==> flow/design.v <==
module ChipInterface #(parameter FRE = 25000000, parameter DEBOUNCE = FRE / 100) (
    input logic clock,
    input logic confirm,
    input logic clear,
    input logic algorithm_select_mode,
    input reset,
    input logic enter0, enter1,
    output logic [5:0] led
  );
  logic confirm_sync, clear_sync, enter0_sync, enter1_sync, algorithm_select_mode_sync;
  logic enter0_valid_press, enter1_valid_press, clear_valid_press, confirm_valid_press, algorithm_select_mode_valid_press;
  logic [11:0] password_current, password_next;
  logic [11:0] password_ref;
  logic [5:0] OTP;
  logic change_current, change_next;
  logic [31:0] cnt_current, cnt_next;
  logic [1:0] wrong_password_time_current, wrong_password_time_next;
  logic algorithm_selet_current, algorithm_selet_next;
  logic [2:0] algorithm_mode_current, algorithm_mode_next;
  password_generator password_generator_inst(
    .clock(clock),
    .reset(reset),  
    .algorithm_select(algorithm_mode_current),
    .OTP(OTP), 
    .password(password_ref));
  FF2_Synchronizer confirm_sync_ (
    .clock(clock),
    .button(confirm),
    .sync_button(confirm_sync)
  );
  FF2_Synchronizer clear_sync_ (
    .clock(clock),
    .button(clear),
    .sync_button(clear_sync)
  );
  FF2_Synchronizer enter0_sync_ (
    .clock(clock),
    .button(enter0),
    .sync_button(enter0_sync)
  );
  FF2_Synchronizer enter1_sync_ (
    .clock(clock),
    .button(enter1),
    .sync_button(enter1_sync)
  );
  FF2_Synchronizer algorithm_select_mode_sync_ (
    .clock(clock),
    .button(algorithm_select_mode),
    .sync_button(algorithm_select_mode_sync)
  );
  button_handler #(.COUNT_MAX(DEBOUNCE)) confirm_valid(.clock(clock), .reset(reset), .btn(confirm_sync), .valid_press(confirm_valid_press));
  button_handler #(.COUNT_MAX(DEBOUNCE)) clear_valid(.clock(clock), .reset(reset), .btn(clear_sync), .valid_press(clear_valid_press));
  button_handler #(.COUNT_MAX(DEBOUNCE)) enter0_valid(.clock(clock), .reset(reset), .btn(enter0_sync), .valid_press(enter0_valid_press));
  button_handler #(.COUNT_MAX(DEBOUNCE)) enter1_valid(.clock(clock), .reset(reset), .btn(enter1_sync), .valid_press(enter1_valid_press));
  button_handler #(.COUNT_MAX(DEBOUNCE)) algorithm_select_mode_valid(.clock(clock), .reset(reset), .btn(algorithm_select_mode_sync), .valid_press(algorithm_select_mode_valid_press));
  OTP_generator inst_OTP_generator(.clock(clock), .reset(reset), .change(change_current), .OTP(OTP));
  typedef enum logic [2:0] {IDLE = 3'b000, 
                            TIMEOUT = 3'b001, 
                            INPUT = 3'b010, 
                            VERIFY = 3'b011, 
                            PASS = 3'b100, 
                            FAIL = 3'b101, 
                            LOCK = 3'b110,
                            ALGO_SELECT = 3'b111} state_t;
  state_t current_state, next_state;
  always_ff @(posedge clock or posedge reset) begin 
    if(reset) begin
      current_state <= IDLE;
      password_current <= 0;
      change_current <= 0;
      wrong_password_time_current <= 0;
      algorithm_selet_current <= 0;
      algorithm_mode_current <= 0;
      cnt_current <= 0;
    end
    else begin
      current_state <= next_state;
      password_current <= password_next;
      change_current <= change_next;
      wrong_password_time_current <= wrong_password_time_next;
      algorithm_selet_current <= algorithm_selet_next;
      algorithm_mode_current <= algorithm_mode_next;
      cnt_current <= cnt_next;
    end
  end
  always_comb begin
    case(current_state)
      IDLE: begin
        wrong_password_time_next = wrong_password_time_current;
        algorithm_mode_next = algorithm_mode_current;
        if(cnt_current == 60 * FRE -1) begin
          next_state = TIMEOUT;
          password_next = 0;
          change_next = 1;
          algorithm_selet_next = 0;
          cnt_next = 0;
        end
        else if(algorithm_select_mode_valid_press) begin
            algorithm_selet_next = 1;
            next_state = INPUT;
            change_next = 0;
            password_next = 0;
            cnt_next = 0;
        end
        else if(enter0_valid_press)begin
           cnt_next = 0;
           next_state = INPUT;
           password_next = {password_current[10:0],1'b0};
           change_next = 0;
           algorithm_selet_next = 0;
        end 
        else if(enter1_valid_press)begin
           cnt_next = 0;
           next_state = INPUT;
           password_next = {password_current[10:0],1'b1};
           change_next = 0;
           algorithm_selet_next = 0;
        end 
        else begin
          cnt_next = cnt_current + 1;
          next_state = IDLE;
          password_next = 0;
          change_next = 0;
          algorithm_selet_next = 0;
        end
      end
      TIMEOUT: begin
        next_state = IDLE;
        wrong_password_time_next = wrong_password_time_current;
        cnt_next = cnt_current + 1;
        password_next = 0;
        change_next = 0;
        algorithm_selet_next = 0;
        algorithm_mode_next = algorithm_mode_current;
      end
      INPUT:begin
        wrong_password_time_next = wrong_password_time_current;
        cnt_next = 0;
        change_next = 0;
        algorithm_selet_next = algorithm_selet_current;
        algorithm_mode_next = algorithm_mode_current;
        if(confirm_valid_press) begin
           next_state = VERIFY;
           password_next = password_current;
        end
        else if(clear_valid_press) begin
           next_state = INPUT;
           password_next = 0;
        end
        else if(enter0_valid_press) begin
           next_state = INPUT;
           password_next = {password_current[10:0],1'b0};
        end 
        else if(enter1_valid_press)begin
           next_state = INPUT;
           password_next = {password_current[10:0],1'b1};
        end
        else begin
          next_state = INPUT;
          password_next = password_current;
        end
      end
      VERIFY: begin
        cnt_next = 0;
        password_next = 0;
        change_next = 0;
        algorithm_selet_next = algorithm_selet_current;
        algorithm_mode_next = algorithm_mode_current;
        if(password_current == password_ref) begin
            next_state = PASS;
            wrong_password_time_next = wrong_password_time_current;
        end
        else begin
            next_state = FAIL;
            wrong_password_time_next = wrong_password_time_current + 1;
        end
      end
      PASS: begin
        wrong_password_time_next = wrong_password_time_current;
        password_next = 0;
        algorithm_selet_next = algorithm_selet_current;
        algorithm_mode_next = algorithm_mode_current;
        if(cnt_current == 6 * FRE) begin
          if(algorithm_selet_current == 1) begin
              next_state = ALGO_SELECT;
              change_next = 0;
          end
          else begin
              next_state = IDLE;
              change_next = 1;
          end
          cnt_next = 0;
        end 
        else begin
          cnt_next = cnt_current + 1;
          next_state = PASS;
          change_next = 0;
        end
      end
      ALGO_SELECT : begin
        password_next = 0;
        cnt_next = 0;
        algorithm_selet_next = 0;
        wrong_password_time_next = wrong_password_time_current;
        if(confirm_valid_press) begin
           next_state = IDLE;
           algorithm_mode_next = algorithm_mode_current;
           change_next = 1;
        end
        else if(clear_valid_press) begin
           next_state = ALGO_SELECT;
           algorithm_mode_next = 0;
           change_next = 0;
        end
        else if(enter0_valid_press) begin
           next_state = ALGO_SELECT;
           algorithm_mode_next = {algorithm_mode_current[1:0],1'b0};
           change_next = 0;
        end 
        else if(enter1_valid_press)begin
           next_state = ALGO_SELECT;
           algorithm_mode_next = {algorithm_mode_current[1:0],1'b1};
           change_next = 0;
        end
        else begin
           next_state = ALGO_SELECT;
           algorithm_mode_next = algorithm_mode_current;
           change_next = 0;
        end
      end
      FAIL: begin
        algorithm_mode_next = algorithm_mode_current;
        wrong_password_time_next = wrong_password_time_current;
        password_next = 0;
        algorithm_selet_next = 0;
        if(cnt_current == 6 * FRE) begin
          change_next = 1;
          cnt_next = 0;
          next_state = LOCK;
        end 
        else begin
          cnt_next = cnt_current + 1;
          next_state = FAIL;
          change_next = 0;
        end
      end
      LOCK: begin
         algorithm_mode_next = algorithm_mode_current;
         cnt_next = cnt_current + 1;
         wrong_password_time_next = wrong_password_time_current;
         password_next = 0;
         algorithm_selet_next = 0;
         if(wrong_password_time_current == 1) begin
            if(cnt_current == 15 * FRE) begin
              next_state = IDLE;
              change_next = 1;
              cnt_next = 0;
            end
            else begin
              next_state = LOCK;
              change_next = 0;
            end
         end
         else if (wrong_password_time_current == 2) begin
            if(cnt_current == 30 * FRE) begin
              next_state = IDLE;
              change_next = 1;
              cnt_next = 0;
            end
            else begin
               next_state = LOCK;
              change_next = 0;
            end 
         end
         else begin
            if(cnt_current == 60 * FRE) begin
                 next_state = IDLE;
                 change_next = 1;
                 cnt_next = 0;
            end
            else begin
              next_state = LOCK;
              change_next = 0;
            end
         end
      end
    endcase
  end
  always_ff @(posedge clock or posedge reset) begin
    if(reset) led <= 6'b0;
    else if(current_state == PASS) led <= 6'b111111;
    else if(current_state == ALGO_SELECT) begin
        led <= {4'b0, algorithm_mode_current};
    end
    else if(current_state == FAIL) begin
    if ((cnt_current >= FRE*1 && cnt_current < FRE*2) || 
        (cnt_current >= FRE*3 && cnt_current < FRE*4) || 
        (cnt_current >= FRE*5 && cnt_current < FRE*6))
        led <= 6'b0; 
    else
        led <= 6'b111111; 
    end
    else if(current_state == LOCK) led <= 6'b101010;
    else led <= OTP;
  end
endmodule
module password_generator(
    input logic clock,
    input logic reset,  
    input logic [2:0] algorithm_select,
    input logic [5:0] OTP,
    output logic [11:0] password
);
  always_ff @(posedge clock or posedge reset) begin
      if(reset) begin
          password <= 0;
      end
      else begin
        case(algorithm_select)
            3'd0: password <= OTP * 2 + 1;                    
            3'd1: password <= (OTP << 2) ^ 12'hA3; 
            3'd2: password <= (OTP * 3) + (OTP >> 1);         
            3'd3: password <= ~(OTP * 5) & 12'hFFF;           
            3'd4: password <= (OTP * OTP) % 4096;             
            3'd5: password <= ((OTP << 3) - OTP) ^ 12'h3C3;   
            3'd6: password <= {OTP[2:0], OTP[5:3]} + 12'h55A; 
            3'd7: password <= (OTP * 9) & 12'hFFF;            
        endcase
      end
  end
endmodule
module OTP_generator(
    input logic clock,
    input logic change,
    input reset,
    output logic [5:0] OTP 
);
    logic [5:0] lfsr;
    always_ff @(posedge clock or posedge reset) begin
        if (reset)
            lfsr <= 6'b101101;  
        else if (change)
            lfsr <= {lfsr[4:0], lfsr[5] ^ lfsr[3]};
    end
    assign OTP = lfsr;
endmodule
module button_handler (
    input  logic clock,        
    input  logic reset,
    input  logic btn,         
    output logic valid_press  
);
    parameter COUNT_MAX = 250_000;
    logic btn_pre;
    logic [$clog2(COUNT_MAX):0] count;
    logic armed;
    always_ff @(posedge clock or posedge reset) begin
        if (reset)
            btn_pre <= 0;
        else
            btn_pre <= btn;
    end
    always_ff @(posedge clock or posedge reset) begin
        if (reset) begin
            count <= 0;
            valid_press <= 0;
            armed <= 1;
        end else begin
            valid_press <= 0;  
            if (btn && btn_pre) begin  
                if (armed) begin
                    if (count < COUNT_MAX - 1) begin
                        count <= count + 1;
                    end else begin
                        valid_press <= 1;  
                        armed <= 0;        
                        count <= 0;
                    end
                end
            end else begin
                count <= 0;
                if (!btn) 
                    armed <= 1; 
            end
        end
    end
endmodule
module FF2_Synchronizer(
  input logic clock,
  input logic button,
  output logic sync_button
);
  logic [1:0] button_dff;
  always_ff @(posedge clock) begin
    button_dff[0] <= button;
    button_dff[1] <= button_dff[0];
  end
  assign sync_button = button_dff[1];
endmodule
`default_nettype none
module my_chip (
    input logic [11:0] io_in,  
    output logic [11:0] io_out,  
    input logic clock,
    input logic reset  
);
    ChipInterface #(.FRE(25000)) chipInterface_inst(
        .clock(clock),
        .confirm(io_in[0]),
        .clear(io_in[1]),
        .algorithm_select_mode(io_in[2]),
        .reset(reset),
        .enter0(io_in[3]), 
        .enter1(io_in[4]),
        .led(io_out[5:0])
    );
    assign io_out[11:6] = 6'b0;
endmodule
# Step by step through the tools: my_chip
# Each step is given for the RTL above and for the edited RTL.
# "before" refers to lines of the RTL above, "after" to lines of the edited file.
# "diff": "after" minus "before" as printed here. "rel_change_pct": 100 x difference / "before".
# Operators: Yosys type, input widths -> output width; for muxes data width and select width s.
# Cell names lack the library's common part.
# Not given: --
# inputs
top	my_chip
clock	clock
cell_library	sky130hd
pvt_corner	tt_025C_1v80

# Diff
# The edit as a unified diff against the file above.
# The edit is scripted: it alters the design's behaviour and was not made to optimise anything.
# begin of diff
@@ -400,9 +400,11 @@
 `default_nettype none
 module my_chip (
-    input logic [11:0] io_in,  
+    input logic [11:0] io_in_i,  
     output logic [11:0] io_out,  
     input logic clock,
     input logic reset  
 );
+    reg [11:0] io_in;
+    always @(posedge clock) io_in <= io_in_i;
     ChipInterface #(.FRE(25000)) chipInterface_inst(
         .clock(clock),
# end of diff

# After elaboration
# Counts by Yosys on the flattened word-level netlist (proc, flatten, opt, wreduce; memories kept). Register bits leave out memories and registers merged into their read ports (data or address). Print and check cells are left out.
# op_classes
element	before	after	diff	rel_change_pct
n_addsub	11	11	0	0.00
mul	4	4	0	0.00
n_cmp	11	11	0	0.00
n_eq	37	37	0	0.00
muxes	113	113	0	0.00
n_logic	6	6	0	0.00
reduce_logical	23	23	0	0.00
# ops
cell	before	after	diff	rel_change_pct
$mux 1	49	49	0	0.00
$mux 3	16	16	0	0.00
$mux 9	15	15	0	0.00
$ne 2x2->1 const B	13	13	0	0.00
$mux 32	10	10	0	0.00
$eq 3x3->1 const B	8	8	0	0.00
$logic_and 1x1->1	8	8	0	0.00
$mux 12	8	8	0	0.00
$add 9x1->9 const B	5	5	0	0.00
$lt 9x8->1 const B	5	5	0	0.00
$mux 6	5	5	0	0.00
$eq 3x2->1 const B	4	4	0	0.00
$mux 2	4	4	0	0.00
$reduce_or 3->1	3	3	0	0.00
$eq 3x1->1 const B	2	2	0	0.00
$eq 32x21->1 const B	2	2	0	0.00
$ge 32x17->1 const B	2	2	0	0.00
$logic_not 3->1	2	2	0	0.00
$logic_or 1x1->1	2	2	0	0.00
$ne 4x4->1 const B	2	2	0	0.00
$not 1->1	2	2	0	0.00
$reduce_and 2->1	2	2	0	0.00
$reduce_or 7->1	2	2	0	0.00
$add 2x1->2 const B	1	1	0	0.00
$add 32x1->32 const B	1	1	0	0.00
$add 6x11->12 const B	1	1	0	0.00
$add 7x1->8 const B	1	1	0	0.00
$add 8x5->9	1	1	0	0.00
# Not every row of either side is listed.
# word_totals
element	before	after	diff	rel_change_pct
regBits	148	153	5	3.38
input_bits	14	14	0	0.00
out_inout_bits	12	12	0	0.00

# Depth
# Longest topological path by Yosys (ltp), each cell counted once; first at word level (registers and memories cut), then after technology mapping (sequential cells cut; the memories' decode and read muxes count).
# depth
element	before	after	diff	rel_change_pct
word_depth	8	8	0	0.00
abc_area	0	0	--	--
depth_mapped	15	15	0	0.00

# After synthesis
# Yosys stat after the flow's synthesis: flattened, memories mapped to cells. It holds for the ABC_AREA given above (unset counts as 0); a run with the other value may have another netlist.
# mapped
element	before	after	diff	rel_change_pct
stdcells	1025	1058	33	3.22
area_um2	9530.4	9730.6	200.2	2.10
seq_area_um2	3791.1	3891.2	100.1	2.64
ff_cells	153	158	5	3.27
buffers	45	53	8	17.78
# types
cell	before	after	diff	rel_change_pct
clkbuf_1	24	38	14	58.33
nor3_1	16	27	11	68.75
xnor2_1	42	52	10	23.81
and3_1	12	21	9	75.00
nor2_2	0	9	9	--
a31oi_1	23	15	-8	-34.78
a21oi_1	38	45	7	18.42
xor2_1	26	19	-7	-26.92
nor2_1	92	98	6	6.52
nand3_1	39	45	6	15.38
o21ai_0	93	88	-5	-5.38
and2_1	12	7	-5	-41.67
o31ai_1	11	16	5	45.45
dfxtp_1	10	15	5	50.00
and4_1	5	10	5	100.00
nand4_1	19	15	-4	-21.05
buf_4	11	7	-4	-36.36
nor4_1	9	5	-4	-44.44
# Not every row of either side is listed.
# The figures by module come from a second, unflattened synthesis with its own total; it is not the netlist above.
# hier_totals
element	before	after	diff	rel_change_pct
hier_cells	1054	1059	5	0.47
area_unflattened_um2	10032.1	10132.2	100.1	1.00
# Rows give one instance, submodules left out.
# modules_before
module	instances	n_cells	mod_area_um2	seq_area_um2
ChipInterface #(FRE=25000)	1	432	3916.3	1627.8
button_handler #(COUNT_MAX=250)	5	55	580.6	301.5
password_generator	1	314	2701.3	300.3
OTP_generator	1	16	262.8	155.1
FF2_Synchronizer	5	2	40.0	40.0
my_chip	1	7	48.8	0.0
# modules_after
module	instances	n_cells	mod_area_um2	seq_area_um2
ChipInterface #(FRE=25000)	1	432	3916.3	1627.8
button_handler #(COUNT_MAX=250)	5	55	580.6	301.5
password_generator	1	314	2701.3	300.3
OTP_generator	1	16	262.8	155.1
FF2_Synchronizer	5	2	40.0	40.0
my_chip	1	12	148.9	100.1

# Path before layout
# Path of least setup slack by OpenSTA after synthesis, without wires, with an ideal clock, recovery checks aside; 20% of the period is set as input and as output delay. Where synthesis merged equal registers, the netlist keeps one of their names.
# synth_path
element	before	after	diff	rel_change_pct
kind	reg2reg	reg2reg	--	--
from	reg chipInterface_inst.inst_OTP_generator.lfsr[2]	reg chipInterface_inst.inst_OTP_generator.lfsr[0]	--	--
to	reg chipInterface_inst.password_generator_inst.password[7]	reg chipInterface_inst.password_generator_inst.password[10]	--	--
period_ns	10.0	10.0	0.0	0.00
setup_time_ns	0.139	0.138	-0.001	--
t_arrival_ns	3.834	4.130	0.296	7.72
required_time_ns	9.861	9.862	0.001	0.01
setup_slack_ns	6.028	5.732	-0.296	--
delay_ns	3.973	4.268	0.295	7.43
stages	13	14	1	7.69
synth_period_reached_ns	3.972	4.268	0.296	7.45
# "delay_ns" = arrival - input delay + setup time.
# "stages": output pins that drive a net of the path, with the launching flip-flop's if there is one; two outputs of one cell count as two.
# "synth_period_reached_ns" = period - worst setup slack (recovery checks aside). The figure is calculated, with input and output delays left at 20% of the set period.
# Between the ends stands the longest chain of elaborated cells between them, by number of cells; it is not shown to be the way that was timed. Of several equally long chains one is given.
# A line is the first line of the expression or statement that the cell stems from. Yosys adds cells for indexed reads and writes and turns some case tables into memories.
# A register here has more assigning lines than the two given.
# synth_via_before
path_cell_list	dfstp_2 > ha_1 > inv_1 > fa_1 > fa_1 > inv_1 > fa_1 > ha_1 > a21o_1 > a21oi_1 > xnor2_1 > o21ai_0 > or4_1
elab_chain_cells	3
cone_cells	11
lines_between	8
classes_between	add/sub: 4; mul: 4; mux: 1; logic: 2
# synth_rtl_before
element	line_no	rtl
start: declaration	338	logic [5:0] lfsr;
start: assignment	341	lfsr <= 6'b101101;
start: assignment	343	lfsr <= {lfsr[4:0], lfsr[5] ^ lfsr[3]};
$mul 6x2->8	322	3'd2: password <= (OTP * 3) + (OTP >> 1);
$add 8x5->9	322
$pmux 12 s8	319	case(algorithm_select)
end: assignment	320	3'd0: password <= OTP * 2 + 1;
end: assignment	321	3'd1: password <= (OTP << 2) ^ 12'hA3;
end: declaration	312	output logic [11:0] password
# synth_via_after
path_cell_list	dfstp_2 > clkbuf_1 > nand2_1 > fa_1 > fa_1 > inv_1 > fa_1 > ha_1 > a31oi_1 > o21a_1 > o21ai_0 > xor2_1 > and3_1 > or4_1
elab_chain_cells	2
cone_cells	4
lines_between	4
classes_between	add/sub: 2; mul: 1; mux: 1
# synth_rtl_after
element	line_no	rtl
start: declaration	338	logic [5:0] lfsr;
start: assignment	341	lfsr <= 6'b101101;
start: assignment	343	lfsr <= {lfsr[4:0], lfsr[5] ^ lfsr[3]};
$mul 6x6->12	324	3'd4: password <= (OTP * OTP) % 4096;
$pmux 12 s8	319	case(algorithm_select)
end: assignment	320	3'd0: password <= OTP * 2 + 1;
end: assignment	321	3'd1: password <= (OTP << 2) ^ 12'hA3;
end: declaration	312	output logic [11:0] password

# Path in the finished layout
# From the final timing report of each run of pair A: the path of least setup slack in the routed layout; clock arrival at registers is part of the times.
# layout_path
element	before	after	diff	rel_change_pct
kind	reg2reg	reg2reg	--	--
from	reg chipInterface_inst.inst_OTP_generator.lfsr[3]	reg chipInterface_inst.inst_OTP_generator.lfsr[3]	--	--
to	reg chipInterface_inst.password_generator_inst.password[7]	reg chipInterface_inst.password_generator_inst.password[10]	--	--
period_ns	4.42	4.42	0.00	0.00
setup_time_ns	0.13	0.12	-0.01	--
t_arrival_ns	4.25	4.44	0.19	4.47
required_time_ns	4.72	4.73	0.01	0.21
setup_slack_ns	0.46	0.29	-0.17	--
stages	13	14	1	7.69
# Between the ends stands the longest chain of elaborated cells between them, by number of cells; it is not shown to be the way that was timed. Of several equally long chains one is given.
# A register here has more assigning lines than the two given.
# layout_via_before
path_cell_list	dfstp_2 > ha_1 > inv_1 > fa_1 > fa_1 > inv_1 > fa_1 > ha_1 > a21o_1 > a21oi_1 > xnor2_1 > o21ai_0 > or4_1
elab_chain_cells	3
cone_cells	11
lines_between	8
classes_between	add/sub: 4; mul: 4; mux: 1; logic: 2
# layout_rtl_before
element	line_no	rtl
start: declaration	338	logic [5:0] lfsr;
start: assignment	341	lfsr <= 6'b101101;
start: assignment	343	lfsr <= {lfsr[4:0], lfsr[5] ^ lfsr[3]};
$mul 6x2->8	322	3'd2: password <= (OTP * 3) + (OTP >> 1);
$add 8x5->9	322
$pmux 12 s8	319	case(algorithm_select)
end: assignment	320	3'd0: password <= OTP * 2 + 1;
end: assignment	321	3'd1: password <= (OTP << 2) ^ 12'hA3;
end: declaration	312	output logic [11:0] password
# layout_via_after
path_cell_list	dfstp_2 > ha_1 > inv_1 > fa_1 > fa_1 > inv_1 > fa_1 > ha_1 > a31oi_1 > o21a_1 > o21ai_0 > xor2_1 > and3_1 > or4_1
elab_chain_cells	2
cone_cells	4
lines_between	4
classes_between	add/sub: 2; mul: 1; mux: 1
# layout_rtl_after
element	line_no	rtl
start: declaration	338	logic [5:0] lfsr;
start: assignment	341	lfsr <= 6'b101101;
start: assignment	343	lfsr <= {lfsr[4:0], lfsr[5] ^ lfsr[3]};
$mul 6x6->12	324	3'd4: password <= (OTP * OTP) % 4096;
$pmux 12 s8	319	case(algorithm_select)
end: assignment	320	3'd0: password <= OTP * 2 + 1;
end: assignment	321	3'd1: password <= (OTP << 2) ^ 12'hA3;
end: declaration	312	output logic [11:0] password

# Flow runs
# Both versions went through the flow (Yosys, OpenROAD) with the same settings in each pair. Constraints: input delay and output delay 20% of the set period each, output load 0.01 pF.
# flow_settings_pair_A
CORE_UTILIZATION	40
period_ns	4.42
CAP_MARGIN	20
CORE_MARGIN	2
SLEW_MARGIN	20
# measured_pair_A
element	before	after	diff	rel_change_pct
post_synth_area_um2	9530.4	9730.6	200.2	2.10
dieArea_um2	25076.3	25590.4	514.1	2.05
stdcell_area_um2	10495.1	10769.1	274.0	2.61
layout_utilization_frac	0.448	0.447	-0.001	--
ws_setup_ns	0.464	0.289	-0.175	--
ws_hold_ns	0.326	0.327	0.001	--
# flow_settings_pair_B
ABC_AREA	0
CORE_UTILIZATION	37
GPL_TIMING_DRIVEN	0
MAX_ROUTING_LAYER	met4
MIN_ROUTING_LAYER	met1
SETUP_SLACK_MARGIN	-0.43
SLEW_MARGIN	20
period_ns	4.61
CAP_MARGIN	20
CORE_MARGIN	2
# measured_pair_B
element	before	after	diff	rel_change_pct
post_synth_area_um2	9530.4	9730.6	200.2	2.10
dieArea_um2	27057.0	27612.5	555.5	2.05
stdcell_area_um2	10695.3	10881.7	186.4	1.74
layout_utilization_frac	0.424	0.42	-0.004	--
ws_setup_ns	-0.107	-0.166	-0.059	--
ws_hold_ns	0.327	0.327	0.000	--
